==> flow/design.v <==
module HandwashSensor(
    input clk,
    input reset,
    input acceptLeftHandDistance,
    input [15:0] leftHandDistance,
    input acceptLeftHandGain,
    input [7:0] leftHandGain,
    input acceptRightHandDistance,
    input [15:0] rightHandDistance,
    input acceptRightHandGain,
    input [7:0] rightHandGain,
    output waterOn
);
reg [15:0] leftHandDistanceHeld;
 always@(posedge clk)  begin
     if(reset)
         leftHandDistanceHeld <= 0;
     else if(acceptLeftHandDistance)
         leftHandDistanceHeld <= leftHandDistance;
     else
         leftHandDistanceHeld <= leftHandDistanceHeld;
 end
reg [7:0] leftHandGainHeld;
 always@(posedge clk)  begin
     if(reset)
         leftHandGainHeld <= 0;
     else if(acceptLeftHandGain)
         leftHandGainHeld <= leftHandGain;
     else
         leftHandGainHeld <= leftHandGainHeld;
 end
reg [15:0] rightHandDistanceHeld;
 always@(posedge clk)  begin
     if(reset)
         rightHandDistanceHeld <= 0;
     else if(acceptRightHandDistance)
         rightHandDistanceHeld <= rightHandDistance;
     else
         rightHandDistanceHeld <= rightHandDistanceHeld;
 end
reg [7:0] rightHandGainHeld;
 always@(posedge clk)  begin
     if(reset)
         rightHandGainHeld <= 0;
     else if(acceptRightHandGain)
         rightHandGainHeld <= rightHandGain;
     else
         rightHandGainHeld <= rightHandGainHeld;
 end
wire [15:0] leftHand;
 wire [23:0] leftHandDistanceHeld_Mult_leftHandGainHeld;
 DSP48_AxB dsp_leftHandDistanceHeld_Mult_leftHandGainHeld(
     .CLK(clk),
     .A({ {9{1'b0}}, leftHandDistanceHeld}),
     .B({ {10{1'b0}}, leftHandGainHeld}),
     .P(leftHandDistanceHeld_Mult_leftHandGainHeld)
 );
 reg [16:0] leftHandDistanceHeld_Mult_leftHandGainHeld_ShiftR_7;
 always@(posedge clk) begin
     if(reset)
         leftHandDistanceHeld_Mult_leftHandGainHeld_ShiftR_7 <= 0;
     else
         leftHandDistanceHeld_Mult_leftHandGainHeld_ShiftR_7 <= leftHandDistanceHeld_Mult_leftHandGainHeld >> 7;
 end
 assign leftHand = leftHandDistanceHeld_Mult_leftHandGainHeld_ShiftR_7;
wire [15:0] rightHand;
 wire [23:0] rightHandDistanceHeld_Mult_rightHandGainHeld;
 DSP48_AxB dsp_rightHandDistanceHeld_Mult_rightHandGainHeld(
     .CLK(clk),
     .A({ {9{1'b0}}, rightHandDistanceHeld}),
     .B({ {10{1'b0}}, rightHandGainHeld}),
     .P(rightHandDistanceHeld_Mult_rightHandGainHeld)
 );
 reg [16:0] rightHandDistanceHeld_Mult_rightHandGainHeld_ShiftR_7;
 always@(posedge clk) begin
     if(reset)
         rightHandDistanceHeld_Mult_rightHandGainHeld_ShiftR_7 <= 0;
     else
         rightHandDistanceHeld_Mult_rightHandGainHeld_ShiftR_7 <= rightHandDistanceHeld_Mult_rightHandGainHeld >> 7;
 end
 assign rightHand = rightHandDistanceHeld_Mult_rightHandGainHeld_ShiftR_7;
parameter threshold = 1500;
assign waterOn = leftHand != 0 && rightHand != 0 && (leftHand < threshold || rightHand < threshold);
endmodule
module DSP48_AxB
   (CLK,
    A,
    B,
    P);
  input CLK;
  input [24:0]A;
  input [17:0]B;
  output [42:0]P;
assign P = A*B;
endmodule
Tool chain data of HandwashSensor
Tool output for the design above, in the order of the flow.
Line numbers count from 1 in the design file above.
Operators carry their Yosys type and port widths (W data, S select, Z words).
Cell names lack the library's common part.
A cell with -- has no value.

design
  top = HandwashSensor
  clock = clk
  library = sky130hd
  library corner = tt_025C_1v80

Word level
Source: Yosys, flattened and elaborated, memories not mapped. Widths are those after wreduce; folded enables and synchronous resets count as part of the registers. Registers that Yosys merges into a memory's read port (data or address) are not register bits. Print and check cells do not count. Equal cells are merged and count once.

operators by class
  order comparisons = 2
  div/mod/pow operators = 0
  equality and inequality tests = 0
  $mul = 2
  $add $sub $neg = 0
  reduce/logical cells = 5
  multiplexer cells = 0
  bitwise operators = 0
  shift-type cells = 0

operator list
  operator                count
  $mul A16 B8 Y23         2
  $lt A16 B11 Y1 const B  2
  $reduce_bool A16 Y1     2
  $logic_and A1 B1 Y1     2
  $logic_or A1 B1 Y1      1

bit counts
  ROM bits = 0
  input port bits = 54
  flip-flop bits (word level) = 80
  cells after elaboration = 15
  output and inout port bits = 1
  bits in latches = 0
  word width x clocked read ports = 0
  memory cells = 0
  memory bits (writable) = 0

Longest topological paths
Yosys ltp: most cells in a row. Word level: on the elaborated netlist, between registers, memories and ports. Mapped: between sequential cells and ports; inverters and the memories' decode and read muxes count.

depth
  word-level depth = 3
  ABC_AREA = 0
  mapped depth = 19
  depth with buffers taken out = 17

After synthesis
Source: synth_stat.txt of the flow (Yosys; design flattened, memories mapped). It holds for the ABC_AREA given above (unset counts as 0); a run with the other value may have another netlist.
Totals and module areas in this step are rounded.

mapped netlist
  mapped area = 0.01024 mm^2
  mapped flip-flops = 80
  mapped cells = 1,139
  sequential part of the area = 0.001602 mm^2
  buffers = 39

cells by type
  cell      count  area in all (um^2)
  fa_1      164    3.28E+03
  dfxtp_1   80     1.6E+03
  and2_1    169    1.06E+03
  ha_1      78     975.936
  inv_1     189    709.43
  mux2i_1   48     480.461
  nand2_1   105    394.128
  nor2_1    93     349.085
  xnor2_1   19     166.41
  a21oi_1   30     150.144
  clkbuf_1  31     116.362
  xor2_1    12     105.101
  o21ai_0   18     90.086
  a21o_1    9      67.565
  nand3_1   9      45.043
  o21bai_1  6      45.043
  nor2b_1   7      43.792
  and3_1    6      37.536

Other cell types: 35; their cells: 66.
The figures by module come from a second, unflattened synthesis with its own total; it is not the netlist above.

second synthesis, totals
  cells (unflattened synthesis) = 3,616
  area total of the unflattened synthesis = 0.0315 mm^2

Each row is one instance without its submodules.

modules
  module          cells  seq. area (mm^2)  area (mm^2)  times used
  DSP48_AxB       1,684  0                 0.01441      2
  HandwashSensor  248    0.001602          0.002685     1

Worst setup path after synthesis
OpenSTA on the mapped netlist: ideal clock, no wires. The path of least setup slack (recovery checks aside). Input and output delay are each 20% of the period. Register names are those of the netlist, which keeps one name where synthesis merged equal registers.

timing after synthesis
  path kind = register to register
  start point = reg leftHandGainHeld[2]
  end point = reg leftHandDistanceHeld_Mult_leftHandGainHeld_ShiftR_7[14]
  time at the first pin = 0 ps
  required time = 6,879 ps
  clock period = 7,000 ps
  path delay = 4,759 ps
  path slack = 2,242 ps
  driving pins on the path = 18
  buffers on the path = 1
  arrival time = 4,638 ps
  library setup time = 121 ps
  period reached after synthesis = 4,758 ps

"path delay" is the arrival time less input delay plus setup time.
"driving pins on the path" counts driving pins, that of a launching flip-flop among them; a cell with two outputs on the path counts twice.
"period reached after synthesis" = period - worst setup slack (recovery checks aside). The figure is calculated, with input and output delays left at 20% of the set period.
The rows between start and end are the longest chain of elaborated cells between them; the timing report does not say that the signal goes this way. Where chains are equally long, one stands for them.
Each line given opens the expression or statement behind the cell; cells for indexed reads and writes are added by Yosys, which also makes memories of some case tables.
At most two assigning lines are given for a register; there are more.

on the way, after synthesis
  path through = dfxtp_1 clkbuf_1 nand2_1 fa_1 fa_1 inv_1 fa_1 inv_1 fa_1 inv_1 ha_1 a21oi_1 o21ai_0 a221oi_4 o21bai_1 a41o_1 a21oi_1 mux2_2
  length of the longest elaborated chain = 1
  elaborated cells between the ends (all ways) = 1
  RTL lines with such cells = 1
  classes of those cells = 1 x mul

RTL lines, path after synthesis
  what             line  source
  start, declared  23    reg [7:0] leftHandGainHeld;
  start, assigned  28    leftHandGainHeld <= leftHandGain;
  start, assigned  30    leftHandGainHeld <= leftHandGainHeld;
  $mul A16 B8 Y23  94    assign P = A*B;
  end, assigned    61    leftHandDistanceHeld_Mult_leftHandGainHeld_ShiftR_7 <= 0;
  end, assigned    63    leftHandDistanceHeld_Mult_leftHandGainHeld_ShiftR_7 <= leftHandDistanceHeld_Mult_leftHandGainHeld >> 7;
  end, declared    58    reg [16:0] leftHandDistanceHeld_Mult_leftHandGainHeld_ShiftR_7;

Timing after layout
From the final timing report of flow run 2: the path of least setup slack in the routed layout; clock arrival at registers is part of the times.
The report prints the path's times to 10 ps; the period is as set.

timing after layout
  path kind = register to register
  start point = reg leftHandGainHeld[2]
  end point = reg leftHandDistanceHeld_Mult_leftHandGainHeld_ShiftR_7[14]
  library setup time = 110 ps
  driving pins on the path = 17
  clock period = 5,180 ps
  required time = 5,420 ps
  arrival time = 5,120 ps
  time at the first pin = 350 ps
  path slack = 300 ps
  buffers on the path = 1

The rows between start and end are the longest chain of elaborated cells between them; the timing report does not say that the signal goes this way. Where chains are equally long, one stands for them.
At most two assigning lines are given for a register; there are more.

on the way, after layout
  path through = dfxtp_2 buf_4 and2_1 fa_1 fa_1 fa_1 inv_1 fa_1 inv_1 ha_1 and3_1 and3_1 a221oi_4 o21bai_1 a41o_1 a21oi_1 mux2_2
  length of the longest elaborated chain = 1
  elaborated cells between the ends (all ways) = 1
  RTL lines with such cells = 1
  classes of those cells = 1 x mul

RTL lines, path after layout
  what             line  source
  start, declared  23    reg [7:0] leftHandGainHeld;
  start, assigned  28    leftHandGainHeld <= leftHandGain;
  start, assigned  30    leftHandGainHeld <= leftHandGainHeld;
  $mul A16 B8 Y23  94    assign P = A*B;
  end, assigned    61    leftHandDistanceHeld_Mult_leftHandGainHeld_ShiftR_7 <= 0;
  end, assigned    63    leftHandDistanceHeld_Mult_leftHandGainHeld_ShiftR_7 <= leftHandDistanceHeld_Mult_leftHandGainHeld >> 7;
  end, declared    58    reg [16:0] leftHandDistanceHeld_Mult_leftHandGainHeld_ShiftR_7;

Subject: HandwashSensor on sky130hd, stored results

Hello all,

Measured data: module HandwashSensor, platform sky130hd, 4 stored runs of the flow under differing settings, order arbitrary. Input and output delays are each 20% of the period that was set; the output load is 0.01 pF.
"reached clock period" = clock period - worst setup slack. The figure is calculated, with input and output delays left at 20% of the set period.
By "worst path time" is meant the share of the clock period that the worst setup path is allowed (20% is reserved at inputs, 20% at outputs), minus its slack. Clock arrival times at its registers enter into it.
By "total power of the final layout" is meant OpenSTA's value without simulated activity: inputs other than the clock are taken to toggle once in ten clock periods, and the tool carries that through the logic.
"worst path time" is known to 10 ps.
Measured values are rounded.
Among the settings, . means not set for that run.
A result given as . is not shown for that run.

item                                  flow run 1  flow run 2            flow run 3            flow run 4
CAP_MARGIN                            5           20                    10                    20
CORE_ASPECT_RATIO                     0.91        .                     1.67                  .
CORE_MARGIN                           2           2                     2                     10
CORE_UTILIZATION                      71          40                    33                    40
GPL_ROUTABILITY_DRIVEN                1           .                     1                     .
MIN_ROUTING_LAYER                     met1        .                     met1                  .
PLACE_DENSITY                         0.49        .                     .                     0.53
SETUP_SLACK_MARGIN                    0.01        .                     .                     .
period_ns                             3.22        5.18                  5.39                  7.0
SLEW_MARGIN                           20          20                    40                    20
ABC_AREA                              .           .                     1                     .
CTS_CLUSTER_DIAMETER                  .           .                     220                   .
MAX_ROUTING_LAYER                     .           .                     met4                  .
HOLD_SLACK_MARGIN                     .           .                     .                     0.29
worst path time (ps)                  .           4,880                 4,750                 5,160
class of the worst setup path         .           register to register  register to register  register to register
reached clock period (ps)             .           4,878                 4,746                 5,157
final design utilization (%)          .           45.8                  36.8                  45.2
synthesis area (mm^2)                 .           0.01024               0.01105               0.01024
setup TNS (ps)                        .           0                     0                     0
worst hold slack (ps)                 .           513                   680                   595
die outline area (mm^2)               .           0.0269                0.035                 0.0324
std-cell area (final layout) (mm^2)   .           0.01154               0.01217               0.01139
total power of the final layout (mW)  .           1.940                 2.221                 1.438
worst setup slack after layout (ps)   .           302                   644                   1,843

Flow run 1: incomplete, routing halted on GRT-0116

Thanks
